==> flow/design.v <==
`timescale 1ns / 10ps
module fir(
    input clk,                               
    input signed [15:0] noisy_signal,        
    output signed [15:0] filtered_signal     
);
    integer i, j;
    localparam [143:0] COEFFS = {16'h04F6,    
                                 16'h0AE4,    
                                 16'h1089,    
                                 16'h1469,    
                                 16'h160F,    
                                 16'h1496,    
                                 16'h1089,    
                                 16'h0AE4,    
                                 16'h04F6};   
    reg signed [15:0] delayed_signal [0:8];
    reg signed [31:0] prod  [0:8];
    reg signed [32:0] sum_0 [0:4];
    reg signed [33:0] sum_1 [0:2];
    reg signed [34:0] sum_2 [0:1];
    reg signed [35:0] sum_3;
    always @(posedge clk) begin
        delayed_signal[0] <= noisy_signal;
        for (i = 1; i <= 8; i = i + 1) begin
            delayed_signal[i] <= delayed_signal[i - 1];
        end
    end
    always @(posedge clk) begin
        for (j = 0; j <= 8; j = j + 1) begin
            prod[j] <= delayed_signal[j] * $signed(COEFFS[16*j +: 16]);
        end
    end
    always @(posedge clk) begin
        sum_0[0] <= prod[0] + prod[1];
        sum_0[1] <= prod[2] + prod[3];
        sum_0[2] <= prod[4] + prod[5];
        sum_0[3] <= prod[6] + prod[7];
        sum_0[4] <= prod[8];
    end
    always @(posedge clk) begin
        sum_1[0] <= sum_0[0] + sum_0[1];
        sum_1[1] <= sum_0[2] + sum_0[3];
        sum_1[2] <= sum_0[4];
    end
    always @(posedge clk) begin
        sum_2[0] <= sum_1[0] + sum_1[1];
        sum_2[1] <= sum_1[2];
    end
    always @(posedge clk) begin
        sum_3 <= sum_2[0] + sum_2[1];
    end
    assign filtered_signal = $signed(sum_3[35:14]);
endmodule
# Step by step through the tools: fir
# What the tools print for fir, step after step.
# Lines are those of the file above, counted from 1.
# Library cell names are shortened.
# A cell with n/a has no value.
# inputs
top	fir
clock	clk
library	sky130hd
lib_corner	tt_025C_1v80

# After elaboration
# Source: Yosys, flattened and elaborated. Widths are those after wreduce; folded enables and synchronous resets count as part of the registers. Registers that Yosys merges into a memory's read port (data or address) are not register bits. Print and check cells do not count. Equal cells are merged and count once.
# word_totals
reg_bits	722
inputBits	17
output_inout_bits	16
wordCells	46
# classes
addsub	8
mul	9
# op_table
cell	count
16-bit by 14-bit multiplier with 30-bit output with constant B	4
16-bit by 11-bit multiplier with 27-bit output with constant B	4
16-bit by 13-bit multiplier with 29-bit output with constant B	1
30-bit adder	5
28-bit by 29-bit adder with 30-bit output	1
30-bit by 28-bit adder with 30-bit output	1
30-bit by 29-bit adder with 30-bit output	1

# Depth
# Yosys ltp: most cells in a row. Word level: on the elaborated netlist, between registers, memories and ports. Mapped: between sequential cells and ports; inverters and the memories' decode and read muxes count.
# depth
word_depth	1
ABC_AREA	1
depth_mapped	23
mapped_depth_nobuf	23

# Netlist
# Source: synth_stat.txt of the flow (Yosys; design flattened, memories mapped). It holds for the ABC_AREA given above (unset counts as 0); a run with the other value may have another netlist.
# by_type
type	count	area_total_um2
dfxtp_1	683	1.37E+04
ha_1	991	1.24E+04
fa_1	513	1.03E+04
nand2_1	2541	9.54E+03
inv_1	2228	8.36E+03
nor2_1	595	2.23E+03
xor2_1	231	2023.19
nand3_1	388	1.94E+03
a21oi_1	352	1761.69
xnor2_1	79	691.914
nand4_1	98	613.088
o21ai_0	99	495.475
o21bai_1	56	420.403
nor2_2	41	256.496
nor3_1	27	135.13
nand2_2	20	125.12
and2_1	17	106.352
nand3b_1	14	105.101
# Not listed: further types 19, cells in them 97.
# mapped
mapped_cells	9070
yosys_area_um2	65855.7
ffs	683
n_buf	7

# Timing after synthesis
# Source: OpenSTA report_checks on the synthesized netlist (no wires, ideal clock, input and output delay 20% of the period each), path of least setup slack; recovery checks are left aside. Register names are those of the netlist, which keeps one name where synthesis merged equal registers.
# synth_path
path_kind	reg2reg
startpoint	register delayed_signal[4][15]
endpoint	register prod[4][25]
period_ns	6.0
arrival_time_ns	4.735
slack_ns	1.152
delay_ns	4.848
path_stages	18
n_path_buf	0
synth_period_reached_ns	4.848
# "delay_ns" = arrival - input delay + setup time.
# "path_stages": output pins that drive a net of the path, with the launching flip-flop's if there is one; two outputs of one cell count as two.
# "synth_period_reached_ns" = period - worst setup slack (recovery checks aside). The figure is calculated, with input and output delays left at 20% of the set period.
# Between the ends stands the longest chain of elaborated cells between them, by number of cells; it is not shown to be the way that was timed. Of several equally long chains one is given.
# Each line given opens the expression or statement behind the cell; cells for indexed reads and writes are added by Yosys, which also makes memories of some case tables.
# synth_between
cell_sequence	dfxtp_1 inv_1 fa_1 inv_1 ha_1 fa_1 fa_1 inv_1 fa_1 inv_1 ha_1 nand2_2 nor2_2 inv_1 o21bai_2 nand2_1 nand4_1 nand2_1
elab_chain_len	1
cells_between	1
cone_classes	mul (1)
# synth_lines
element	line	source
start, declared	17	reg signed [15:0] delayed_signal [0:8];
start, assigned	26	delayed_signal[i] <= delayed_signal[i - 1];
16-bit by 14-bit multiplier with 30-bit output	31	prod[j] <= delayed_signal[j] * $signed(COEFFS[16*j +: 16]);
end, assigned	31
end, declared	18	reg signed [31:0] prod  [0:8];

# Worst path after layout
# From the final timing report of run 1: the path of least setup slack in the routed layout; clock arrival at registers is part of the times.
# layout_path
path_kind	reg2reg
startpoint	register delayed_signal[4][15]
endpoint	register prod[4][23]
period_ns	6.53
arrival_time_ns	6.37
slack_ns	0.72
path_stages	18
n_path_buf	0
# Between the ends stands the longest chain of elaborated cells between them, by number of cells; it is not shown to be the way that was timed. Of several equally long chains one is given.
# layout_between
cell_sequence	dfxtp_1 inv_1 fa_1 inv_1 ha_1 fa_1 fa_1 inv_1 fa_1 inv_1 ha_1 nand2_1 nor2_1 nand2_1 nor2_1 nand2_1 nand4_1 nand2_1
elab_chain_len	1
cells_between	1
cone_classes	mul (1)
# layout_lines
element	line	source
start, declared	17	reg signed [15:0] delayed_signal [0:8];
start, assigned	26	delayed_signal[i] <= delayed_signal[i - 1];
16-bit by 14-bit multiplier with 30-bit output	31	prod[j] <= delayed_signal[j] * $signed(COEFFS[16*j +: 16]);
end, assigned	31
end, declared	18	reg signed [31:0] prod  [0:8];

# Measured data: module fir, platform sky130hd, 6 stored runs of the flow under differing settings, order arbitrary. Input and output delays are each 20% of the period that was set; the output load is 0.01 pF.
# "worst_path_allowed_less_slack_ns" is the time allowed to the run's worst setup path (the clock period less input and output delay, where it has them) less its slack. Clock arrival times count: a late capture clock shortens it, a late launch clock lengthens it.
# Settings: - = not set for that run.
stored run	ABC_AREA	CAP_MARGIN	CELL_PAD_IN_SITES_DETAIL_PLACEMENT	CELL_PAD_IN_SITES_GLOBAL_PLACEMENT	CORE_ASPECT_RATIO	CORE_MARGIN	CORE_UTILIZATION	CTS_CLUSTER_DIAMETER	GPL_TIMING_DRIVEN	HOLD_SLACK_MARGIN	MIN_ROUTING_LAYER	PLACE_DENSITY_LB_ADDON	SLEW_MARGIN	TNS_END_PERCENT	period_ns	SETUP_SLACK_MARGIN	CTS_CLUSTER_SIZE	MAX_ROUTING_LAYER	ys_area_um2	dieArea_um2	finalCellArea_um2	setup_ws_ns	final_setup_tns_ns	worst_path_allowed_less_slack_ns	worstPathKind
run 1	1	10	1	1	1.56	8	41	122	0	0.15	met1	0.02	0	50	6.53	-	-	-	65855.7	174022.0	71990.3	0.718	0.000	5.81	reg2reg
run 2	1	10	1	1	1.56	8	41	122	0	-	met2	0.18	0	50	6.53	-	-	-	65855.7	174022.0	71974.0	0.730	0.000	5.80	reg2reg
run 3	-	20	-	-	-	6	40	-	-	0.26	met2	-	20	-	6.0	-	-	-	56091.3	149359.0	61771.7	0.306	0.000	5.69	reg2reg
run 4	-	20	1	1	-	2	41	328	1	-	met1	0.18	15	50	4.8	0.64	-	-	56091.3	139783.0	68708.4	-0.401	-2.608	5.20	reg2reg
run 5	1	35	1	-	-	6	47	-	1	0.13	met2	0.24	0	55	6.0	1.1	50	met4	65855.7	149247.0	71845.2	1.179	0.000	4.82	reg2reg
run 6	-	20	-	-	-	2	17	-	-	-	-	-	20	-	5.7	-	-	-	56091.3	334558.0	64787.1	0.338	0.000	5.36	reg2reg
